==> flow/design.v <==
`timescale 1ns / 1ps 
`timescale 1ns / 1ps
 `timescale 1ns / 1ps 
module muldiv#(parameter XLEN = 32)
(
    input                   clk_i,
    input                   rst_i,
    input  [XLEN-1 : 0]     a_i,
    input  [XLEN-1 : 0]     b_i,
    input                   req_i,
    input  [ 2 : 0]         operation_sel_i,
    output reg [XLEN-1 : 0] muldiv_result_o,
    output reg              ready_o
);
function [XLEN-1 : 0] abs;
    input [XLEN-1 : 0] num;
    abs = num[XLEN-1] ? -num : num;
endfunction
wire operation_mul, operation_mulh, operation_mulhsu, operation_mulhu,
     operation_div, operation_divu, operation_rem, operation_remu;
assign operation_mul = (operation_sel_i == 3'b000);
assign operation_mulh = (operation_sel_i == 3'b001);
assign operation_mulhsu = (operation_sel_i == 3'b010);
assign operation_mulhu = (operation_sel_i == 3'b011);
assign operation_div = (operation_sel_i == 3'b100);
assign operation_divu = (operation_sel_i == 3'b101);
assign operation_rem = (operation_sel_i == 3'b110);
assign operation_remu = (operation_sel_i == 3'b111);
wire is_divider, is_a_zero, is_b_zero,
     is_a_neg, is_b_neg, signed_adjust, mul_overflow;
assign is_divider = operation_sel_i[2];
assign is_a_zero = (a_i == 32'b0);
assign is_b_zero = (b_i == 32'b0);
assign is_a_neg  = a_i[31] & (operation_mulh | operation_mulhsu | operation_div | operation_rem);
assign is_b_neg  = b_i[31] & (operation_mulh | operation_div | operation_rem);
assign signed_adjust = is_a_neg ^ is_b_neg;
assign mul_overflow   = (is_a_neg & (a_i[30: 0] == 31'b0));
wire [XLEN-1 : 0] op_a, op_b;
assign op_a = ( | is_a_neg)? abs(a_i) : a_i;
assign op_b = ( | is_b_neg)? abs(b_i) : b_i;
wire              is_calc_done;
reg  [XLEN-1 : 0] reg32;
reg  [XLEN*2 : 0] result;        
reg  [ 5 : 0]     cnt;
reg  [XLEN-1 : 0]   op_a_r, op_b_r;
reg  [XLEN*2-1 : 0] fast_result, mul0, mul1;
reg  [ 1 : 0]       fast_mul_counter;
assign is_calc_done = !(operation_mul | operation_mulh | operation_mulhsu |
                        operation_mulhu)? ~|cnt : & fast_mul_counter;
wire [XLEN-1 : 0] mull, mulh, quotient, remainder;
assign mull = result[31 : 0];
assign mulh = result[63 : 32];
assign quotient = result[31 : 0];
assign remainder = result[64 : 33];
localparam S_IDLE        = 3'b000,
           S_CALC        = 3'b001,
           S_SIGN_ADJUST = 3'b010,
           S_DONE        = 3'b011,
           S_STALL       = 3'b100;
reg [2 : 0] S, S_nxt;
always @(posedge clk_i)
begin
    if (rst_i)
        S <= S_IDLE;
    else
        S <= S_nxt;
end
always @(*)
begin
    case (S)
        S_IDLE:
            S_nxt = (req_i)? (is_a_zero | is_b_zero)? S_DONE : S_CALC : S_IDLE;
        S_CALC:
            S_nxt = (is_calc_done)? S_SIGN_ADJUST : S_CALC;
        S_SIGN_ADJUST:
            S_nxt = S_DONE;
        S_DONE:
            S_nxt = S_IDLE;
        default:
            S_nxt = S_IDLE;
    endcase
end
wire mul_add = result[0];
wire div_sub = (result[63: 32] >= reg32);
wire [32 : 0] adder_opa, adder_opb;
assign adder_opa = is_divider ? -reg32 : reg32;
assign adder_opb = result[63: 32];
wire [32 : 0] adder_tmp = adder_opa + adder_opb;
wire [64 : 0] result_tmp = {adder_tmp, result[31: 0]};
always @(posedge clk_i)
begin
    if (rst_i || ((S == S_IDLE) & req_i)) begin
        fast_result <= 32'b0;
        fast_mul_counter <= 2'b0; 
    end
    else begin
        op_a_r <= op_a;
        op_b_r <= op_b;
        mul0 <= op_a_r * op_b_r;
        mul1 <= mul0;
        fast_result <= mul1;
        fast_mul_counter <= (& fast_mul_counter)? fast_mul_counter : fast_mul_counter + 1;
    end
end
always @(posedge clk_i)
begin
    if ( (S == S_IDLE) & req_i)
    begin
        if (is_divider)
        begin                        
            if (is_b_zero)
            begin                    
                result[64: 33] <= a_i;
                result[32]  <= 1'b0;
                result[31: 0] <= {32{1'b1}};
            end
            else
            begin
                cnt <= 'd32;
                reg32 <= op_b;
                result <= {1'b0, 32'b0, op_a};   
            end
        end
        else
        begin                        
            if (is_a_zero | is_b_zero)
            begin
                result <= 65'b0;
            end
            else
            begin
                cnt <= 'd31;
                reg32 <= op_a;
                result <= {1'b0, 32'b0, op_b};   
            end
        end
    end
    else if (S == S_CALC)
    begin
        cnt <= cnt - 'd1;
        if (is_divider)
        begin
            result <= (div_sub)? {result_tmp[63 : 0], 1'b1} : {result[63 : 0], 1'b0};
        end
        else
        begin
            result <= (mul_add)? {1'b0, result_tmp[64 : 1]} : {1'b0, result[64 : 1]};
        end
    end
    else if (S == S_SIGN_ADJUST)
    begin
        if (is_divider)
        begin
            result[64: 33] <= (is_a_neg)? -remainder : remainder;
            result[31: 0] <= (signed_adjust)? -quotient : quotient;
        end
        else
        begin
            result <= (operation_mulh | operation_mulhu)? (signed_adjust)? -fast_result : fast_result
                    : (operation_mulhsu)? (is_a_neg)? -fast_result : fast_result : fast_result;
        end
    end
end
always @(posedge clk_i)
begin
    if (S == S_DONE || S == S_STALL)
        ready_o <= 1;
    else
        ready_o <= 0;
end
always @(posedge clk_i)
begin
    if (S == S_DONE)
        muldiv_result_o <= ( {32{operation_mul}} & mull)
                      | ( {32{operation_mulh | operation_mulhsu | operation_mulhu}} & mulh)
                      | ( {32{operation_div | operation_divu}} & quotient)
                      | ( {32{operation_rem | operation_remu}} & remainder)
                      ;
    else
        muldiv_result_o <= muldiv_result_o;
end
endmodule
Memo
Re: synthesis data of muldiv

== Tool chain data of muldiv ==
Module muldiv before and after one edit of its RTL, step after step.
Lines under "before" count in the file above, lines under "after" in the edited file.
"difference" is "after" less "before", of the values as shown; "relative change" is that difference over "before", in percent.
The mark -- stands for no value.

* Design top: muldiv
* Clock port: clk_i
* Library: sky130hd
* Corner: tt_025C_1v80

== The edit ==
Unified diff, file above to edited file.
The edited RTL no longer does the same as the RTL above: the edit was made by script, with no optimisation intended.

<pre>
@@ -91,5 +91,4 @@
 begin
     if (rst_i || ((S == S_IDLE) & req_i)) begin
-        fast_result <= 32'b0;
         fast_mul_counter <= 2'b0; 
     end
@@ -99,8 +98,8 @@
         mul0 <= op_a_r * op_b_r;
         mul1 <= mul0;
-        fast_result <= mul1;
         fast_mul_counter <= (& fast_mul_counter)? fast_mul_counter : fast_mul_counter + 1;
     end
 end
+always @(*) fast_result = mul1;
 always @(posedge clk_i)
 begin
</pre>

== Word level ==
Source: Yosys, flattened and elaborated, memories not mapped. Widths are those after wreduce. Registers that Yosys merges into a memory's read port (data or address) are not register bits. Print and check cells do not count. Equal cells are merged and count once.

{| class="wikitable"
|+ Word-level totals
! what !! before !! after !! difference !! relative change (%)
|-
| flip-flop bits (word level) || 397 || 333 || -64 || -16.12
|-
| latch bits || 0 || 0 || 0 || --
|-
| RAM bits || 0 || 0 || 0 || --
|-
| ROM bits || 0 || 0 || 0 || --
|-
| word width x clocked read ports || 0 || 0 || 0 || --
|-
| memory cells || 0 || 0 || 0 || --
|-
| bits of input ports || 70 || 70 || 0 || 0.00
|-
| output and inout port bits || 33 || 33 || 0 || 0.00
|-
| cells after elaboration || 130 || 129 || -1 || -0.77
|}

{| class="wikitable"
|+ Operators by class
! what !! before !! after !! difference !! relative change (%)
|-
| add/subtract/negate cells || 9 || 9 || 0 || 0.00
|-
| multipliers || 1 || 1 || 0 || 0.00
|-
| divide/modulo/power cells || 0 || 0 || 0 || --
|-
| magnitude comparators || 1 || 1 || 0 || 0.00
|-
| equal/unequal tests || 18 || 18 || 0 || 0.00
|-
| shift-type cells || 0 || 0 || 0 || --
|-
| muxes and demuxes || 46 || 46 || 0 || 0.00
|-
| bitwise logic cells || 24 || 24 || 0 || 0.00
|-
| reduce/logical cells || 17 || 17 || 0 || 0.00
|}

{| class="wikitable"
|+ Operator list
! cell !! before !! after !! difference !! relative change (%)
|-
| 32-bit 2-to-1 mux || 24 || 24 || 0 || 0.00
|-
| 1-bit OR || 13 || 13 || 0 || 0.00
|-
| 1-bit 2-to-1 mux || 6 || 6 || 0 || 0.00
|-
| 3-bit equality test (second input constant) || 5 || 5 || 0 || 0.00
|-
| 6-bit 2-to-1 mux || 5 || 5 || 0 || 0.00
|-
| 65-bit 2-to-1 mux || 5 || 5 || 0 || 0.00
|-
| 32-bit AND || 4 || 4 || 0 || 0.00
|-
| 3-bit by 2-bit equality test with 1-bit output (second input constant) || 4 || 4 || 0 || 0.00
|-
| 32-bit negation || 4 || 4 || 0 || 0.00
|-
| 2-bit AND reduction || 4 || 4 || 0 || 0.00
|-
| 1-bit AND || 3 || 3 || 0 || 0.00
|-
| 2-bit 2-to-1 mux || 3 || 3 || 0 || 0.00
|-
| 32-bit OR || 3 || 3 || 0 || 0.00
|-
| 3-bit by 1-bit equality test with 1-bit output (second input constant) || 2 || 2 || 0 || 0.00
|-
| 3-bit logical NOT || 2 || 2 || 0 || 0.00
|-
| 32-bit logical NOT || 2 || 2 || 0 || 0.00
|-
| 1-bit logical OR || 2 || 2 || 0 || 0.00
|-
| 2-bit inequality test (second input constant) || 2 || 2 || 0 || 0.00
|-
| 3-bit inequality test (second input constant) || 2 || 2 || 0 || 0.00
|-
| 4-bit by 1-bit inequality test with 1-bit output (second input constant) || 2 || 2 || 0 || 0.00
|-
| 3-bit AND reduction || 2 || 2 || 0 || 0.00
|-
| 2-bit nonzero test || 2 || 2 || 0 || 0.00
|-
| 2-bit by 1-bit adder with 2-bit output (second input constant) || 1 || 1 || 0 || 0.00
|-
| 33-bit by 32-bit adder with 33-bit output || 1 || 1 || 0 || 0.00
|-
| 32-bit greater-or-equal comparator || 1 || 1 || 0 || 0.00
|-
| 1-bit logical NOT || 1 || 1 || 0 || 0.00
|-
| 32-bit by 32-bit multiplier with 64-bit output || 1 || 1 || 0 || 0.00
|-
| 33-bit 2-to-1 mux || 1 || 1 || 0 || 0.00
|}

Not every row of either side is listed.

== Longest topological paths ==
Longest topological path by Yosys (ltp), each cell counted once; first at word level (registers and memories cut), then after technology mapping (sequential cells cut; the memories' decode and read muxes count).

{| class="wikitable"
|+ Depth
! what !! before !! after !! difference !! relative change (%)
|-
| word-level depth || 12 || 12 || 0 || 0.00
|-
| ABC_AREA || 0 || 0 || -- || --
|-
| mapped depth || 30 || 28 || -2 || -6.67
|-
| mapped depth without buffers || 28 || 27 || -1 || -3.57
|}

== After synthesis ==
Yosys stat after the flow's synthesis: flattened, memories mapped to cells. It holds for the ABC_AREA given above (unset counts as 0); a run with the other value may have another netlist.

{| class="wikitable"
|+ Mapped netlist
! what !! before !! after !! difference !! relative change (%)
|-
| mapped cells || 6006 || 5889 || -117 || -1.95
|-
| cell area after synthesis (mm^2) || 0.0563591 || 0.054969 || -0.0013901 || -2.47
|-
| area of sequential cells (mm^2) || 0.0112308 || 0.0099495 || -0.0012813 || -11.41
|-
| flip-flops || 398 || 334 || -64 || -16.08
|-
| buffers || 366 || 344 || -22 || -6.01
|}

{| class="wikitable"
|+ Cell types
! type !! before !! after !! difference !! relative change (%)
|-
| sky130_fd_sc_hd__dfxtp_1 || 72 || 8 || -64 || -88.89
|-
| sky130_fd_sc_hd__and2_1 || 648 || 593 || -55 || -8.49
|-
| sky130_fd_sc_hd__nand2_1 || 680 || 639 || -41 || -6.03
|-
| sky130_fd_sc_hd__clkbuf_1 || 337 || 310 || -27 || -8.01
|-
| sky130_fd_sc_hd__o21ai_0 || 187 || 167 || -20 || -10.70
|-
| sky130_fd_sc_hd__inv_1 || 960 || 976 || +16 || +1.67
|-
| sky130_fd_sc_hd__nor2_1 || 238 || 223 || -15 || -6.30
|-
| sky130_fd_sc_hd__xor2_1 || 116 || 102 || -14 || -12.07
|-
| sky130_fd_sc_hd__a22oi_1 || 20 || 8 || -12 || -60.00
|-
| sky130_fd_sc_hd__and3_1 || 14 || 25 || +11 || +78.57
|-
| sky130_fd_sc_hd__o2111ai_1 || 2 || 12 || +10 || +500.00
|-
| sky130_fd_sc_hd__nand4_1 || 29 || 20 || -9 || -31.03
|-
| sky130_fd_sc_hd__a21o_1 || 59 || 67 || +8 || +13.56
|-
| sky130_fd_sc_hd__o211ai_1 || 25 || 33 || +8 || +32.00
|-
| sky130_fd_sc_hd__or3_1 || 15 || 23 || +8 || +53.33
|-
| sky130_fd_sc_hd__mux4_2 || 12 || 4 || -8 || -66.67
|-
| sky130_fd_sc_hd__xnor2_1 || 175 || 182 || +7 || +4.00
|-
| sky130_fd_sc_hd__mux2i_1 || 71 || 78 || +7 || +9.86
|}

Not every row of either side is listed.

== Worst setup path after synthesis ==
OpenSTA on the mapped netlist: ideal clock, no wires. The path of least setup slack (recovery checks aside). Input and output delay are each 20% of the period. Register names are those of the netlist, which keeps one name where synthesis merged equal registers.

{| class="wikitable"
|+ Path after synthesis
! what !! before !! after !! difference !! relative change (%)
|-
| path type || input to register || input to register || -- || --
|-
| from || in req_i || in req_i || -- || --
|-
| to || reg mul0[0] || reg mul0[0] || -- || --
|-
| period (ns) || 8.5 || 8.5 || 0.0 || 0.00
|-
| input delay (ns) || 1.700 || 1.700 || 0.000 || 0.00
|-
| setup time (ns) || 0.628 || 0.748 || +0.120 || --
|-
| time at the first pin (ns) || 1.700 || 1.700 || 0.000 || 0.00
|-
| arrival (ns) || 7.398 || 10.335 || +2.937 || +39.70
|-
| required time (ns) || 7.872 || 7.752 || -0.120 || -1.52
|-
| path slack (ns) || 0.473 || -2.583 || -3.056 || --
|-
| path delay (ns) || 6.326 || 9.383 || +3.057 || +48.32
|-
| driving pins on the path || 4 || 5 || +1 || +25.00
|-
| buffers on the path || 2 || 3 || +1 || +50.00
|-
| synthesis period reached (ns) || 8.027 || 11.083 || +3.056 || +38.07
|}

"path delay" = arrival - input delay + setup time.
"driving pins on the path": output pins that drive a net of the path, with the launching flip-flop's if there is one; two outputs of one cell count as two.
"synthesis period reached" is the clock period less the worst setup slack; recovery checks do not enter. This is arithmetic on one report: input and output delays are still those of the set period (20% each).
The rows between start and end are the longest chain of elaborated cells between them; the timing report does not say that the signal goes this way. Where chains are equally long, one stands for them.
A line is the first line of the expression or statement that the cell stems from. Yosys adds cells for indexed reads and writes and turns some case tables into memories.

Between the ends, after synthesis, before:
* Cell sequence: sky130_fd_sc_hd__and2_1 sky130_fd_sc_hd__clkbuf_1 sky130_fd_sc_hd__nor2_1 sky130_fd_sc_hd__clkbuf_1
* Cells in the longest elaborated chain: 2
* Elaborated cells between the ends (all ways): 2
* Those cells by class: 1 x logic; 1 x reduce/logical

{| class="wikitable"
|+ Ends and longest elaborated chain, after synthesis, before
! what !! RTL line !! source
|-
| start: declaration || 10 || <nowiki>input                   req_i,</nowiki>
|-
| 1-bit AND || 92 || <nowiki>if (rst_i || ((S == S_IDLE) & req_i)) begin</nowiki>
|-
| 1-bit logical OR || 92 ||
|-
| end: assignment || 99 || <nowiki>mul0 <= op_a_r * op_b_r;</nowiki>
|-
| end: declaration || 46 || <nowiki>reg  [XLEN*2-1 : 0] fast_result, mul0, mul1;</nowiki>
|}

Between the ends, after synthesis, after:
* Cell sequence: sky130_fd_sc_hd__and2_1 sky130_fd_sc_hd__clkbuf_1 sky130_fd_sc_hd__clkbuf_1 sky130_fd_sc_hd__buf_1 sky130_fd_sc_hd__nor2_1
* Cells in the longest elaborated chain: 2
* Elaborated cells between the ends (all ways): 2
* Those cells by class: 1 x logic; 1 x reduce/logical

{| class="wikitable"
|+ Ends and longest elaborated chain, after synthesis, after
! what !! RTL line !! source
|-
| start: declaration || 10 || <nowiki>input                   req_i,</nowiki>
|-
| 1-bit AND || 92 || <nowiki>if (rst_i || ((S == S_IDLE) & req_i)) begin</nowiki>
|-
| 1-bit logical OR || 92 ||
|-
| end: assignment || 98 || <nowiki>mul0 <= op_a_r * op_b_r;</nowiki>
|-
| end: declaration || 46 || <nowiki>reg  [XLEN*2-1 : 0] fast_result, mul0, mul1;</nowiki>
|}

== Worst path after layout ==
From the final timing report of the runs of pair A: the path of least setup slack in the routed layout; clock arrival at registers is part of the times.

{| class="wikitable"
|+ Path after layout
! what !! before !! after !! difference !! relative change (%)
|-
| path type || register to register || register to register || -- || --
|-
| from || reg op_a_r[11] || reg op_a_r[15] || -- || --
|-
| to || reg mul0[63] || reg mul0[56] || -- || --
|-
| period (ns) || 8.33 || 8.33 || 0.00 || 0.00
|-
| setup time (ns) || 0.25 || 0.25 || 0.00 || --
|-
| time at the first pin (ns) || 0.59 || 0.56 || -0.03 || -5.08
|-
| arrival (ns) || 8.36 || 8.31 || -0.05 || -0.60
|-
| required time (ns) || 8.67 || 8.63 || -0.04 || -0.46
|-
| path slack (ns) || 0.32 || 0.32 || 0.00 || --
|-
| driving pins on the path || 27 || 22 || -5 || -18.52
|-
| buffers on the path || 3 || 1 || -2 || -66.67
|}

The rows between start and end are the longest chain of elaborated cells between them; the timing report does not say that the signal goes this way. Where chains are equally long, one stands for them.

Between the ends, after layout, before:
* Cell sequence: sky130_fd_sc_hd__edfxtp_1 sky130_fd_sc_hd__buf_4 sky130_fd_sc_hd__buf_4 sky130_fd_sc_hd__nand2_1 sky130_fd_sc_hd__fa_1 sky130_fd_sc_hd__inv_1 sky130_fd_sc_hd__fa_1 sky130_fd_sc_hd__fa_1 sky130_fd_sc_hd__fa_1 sky130_fd_sc_hd__fa_1 sky130_fd_sc_hd__fa_1 sky130_fd_sc_hd__fa_1 sky130_fd_sc_hd__inv_1 sky130_fd_sc_hd__fa_1 sky130_fd_sc_hd__inv_1 sky130_fd_sc_hd__ha_1 sky130_fd_sc_hd__buf_4 sky130_fd_sc_hd__nand2_1 sky130_fd_sc_hd__o21ai_0 sky130_fd_sc_hd__a21oi_1 sky130_fd_sc_hd__o2111a_1 sky130_fd_sc_hd__o21a_1 sky130_fd_sc_hd__o21ai_1 sky130_fd_sc_hd__a311o_1 sky130_fd_sc_hd__a31oi_2 sky130_fd_sc_hd__o21ai_1 sky130_fd_sc_hd__xnor2_1
* Cells in the longest elaborated chain: 1
* Elaborated cells between the ends (all ways): 1
* Source lines of those cells: 1
* Those cells by class: 1 x mul

{| class="wikitable"
|+ Ends and longest elaborated chain, after layout, before
! what !! RTL line !! source
|-
| start: declaration || 45 || <nowiki>reg  [XLEN-1 : 0]   op_a_r, op_b_r;</nowiki>
|-
| start: assignment || 97 || <nowiki>op_a_r <= op_a;</nowiki>
|-
| 32-bit by 32-bit multiplier with 64-bit output || 99 || <nowiki>mul0 <= op_a_r * op_b_r;</nowiki>
|-
| end: assignment || 99 ||
|-
| end: declaration || 46 || <nowiki>reg  [XLEN*2-1 : 0] fast_result, mul0, mul1;</nowiki>
|}

Between the ends, after layout, after:
* Cell sequence: sky130_fd_sc_hd__edfxtp_1 sky130_fd_sc_hd__buf_4 sky130_fd_sc_hd__and2_1 sky130_fd_sc_hd__fa_1 sky130_fd_sc_hd__fa_1 sky130_fd_sc_hd__inv_1 sky130_fd_sc_hd__fa_1 sky130_fd_sc_hd__fa_1 sky130_fd_sc_hd__inv_1 sky130_fd_sc_hd__fa_1 sky130_fd_sc_hd__fa_1 sky130_fd_sc_hd__fa_1 sky130_fd_sc_hd__fa_1 sky130_fd_sc_hd__ha_1 sky130_fd_sc_hd__and2_1 sky130_fd_sc_hd__and2_1 sky130_fd_sc_hd__a221oi_1 sky130_fd_sc_hd__a21oi_4 sky130_fd_sc_hd__o21ai_1 sky130_fd_sc_hd__o21ai_1 sky130_fd_sc_hd__a41oi_1 sky130_fd_sc_hd__xnor2_1
* Cells in the longest elaborated chain: 1
* Elaborated cells between the ends (all ways): 1
* Source lines of those cells: 1
* Those cells by class: 1 x mul

{| class="wikitable"
|+ Ends and longest elaborated chain, after layout, after
! what !! RTL line !! source
|-
| start: declaration || 45 || <nowiki>reg  [XLEN-1 : 0]   op_a_r, op_b_r;</nowiki>
|-
| start: assignment || 96 || <nowiki>op_a_r <= op_a;</nowiki>
|-
| 32-bit by 32-bit multiplier with 64-bit output || 98 || <nowiki>mul0 <= op_a_r * op_b_r;</nowiki>
|-
| end: assignment || 98 ||
|-
| end: declaration || 46 || <nowiki>reg  [XLEN*2-1 : 0] fast_result, mul0, mul1;</nowiki>
|}

== Measured runs ==
Runs of the flow (Yosys, OpenROAD) on both versions; the two runs of a pair have the same settings. The constraints put input and output delay at 20% of the set period each and load the outputs with 0.01 pF.

Settings, pair A:
* CORE_UTILIZATION: 40
* PLACE_DENSITY: 0.6
* period_ns: 8.33
* CAP_MARGIN: 20
* CORE_MARGIN: 2
* SLEW_MARGIN: 20

{| class="wikitable"
|+ Measured results, pair A
! what !! before !! after !! difference !! relative change (%)
|-
| chip area in the Yosys report (mm^2) || 0.0563591 || 0.054969 || -0.0013901 || -2.47
|-
| full die area (mm^2) || 0.143918 || 0.140404 || -0.003514 || -2.44
|-
| standard-cell area after routing (mm^2) || 0.0617292 || 0.0596059 || -0.0021233 || -3.44
|-
| setup slack of the worst path (ns) || 0.317 || 0.324 || +0.007 || --
|-
| total negative slack (ns) || 0.000 || 0.000 || 0.000 || --
|-
| worst hold slack (ns) || 0.402 || 0.409 || +0.007 || --
|-
| period reached (ns) || 8.013 || 8.006 || -0.007 || -0.09
|}

Settings, pair B:
* CORE_ASPECT_RATIO: 1.68
* CORE_UTILIZATION: 16
* GPL_TIMING_DRIVEN: 1
* PLACE_DENSITY_LB_ADDON: 0.06
* SETUP_SLACK_MARGIN: 0.47
* period_ns: 14.7
* CAP_MARGIN: 20
* CORE_MARGIN: 2
* SLEW_MARGIN: 20

{| class="wikitable"
|+ Measured results, pair B
! what !! before !! after !! difference !! relative change (%)
|-
| chip area in the Yosys report (mm^2) || 0.0563591 || 0.054969 || -0.0013901 || -2.47
|-
| full die area (mm^2) || 0.357167 || 0.348421 || -0.008746 || -2.45
|-
| standard-cell area after routing (mm^2) || 0.0648672 || 0.0630017 || -0.0018655 || -2.88
|-
| setup slack of the worst path (ns) || 5.616 || 5.711 || +0.095 || --
|-
| total negative slack (ns) || 0.000 || 0.000 || 0.000 || --
|-
| worst hold slack (ns) || 0.401 || 0.416 || +0.015 || --
|-
| period reached (ns) || 9.084 || 8.989 || -0.095 || -1.05
|}

"period reached" = clock period - worst setup slack. The figure is calculated, with input and output delays left at 20% of the set period.
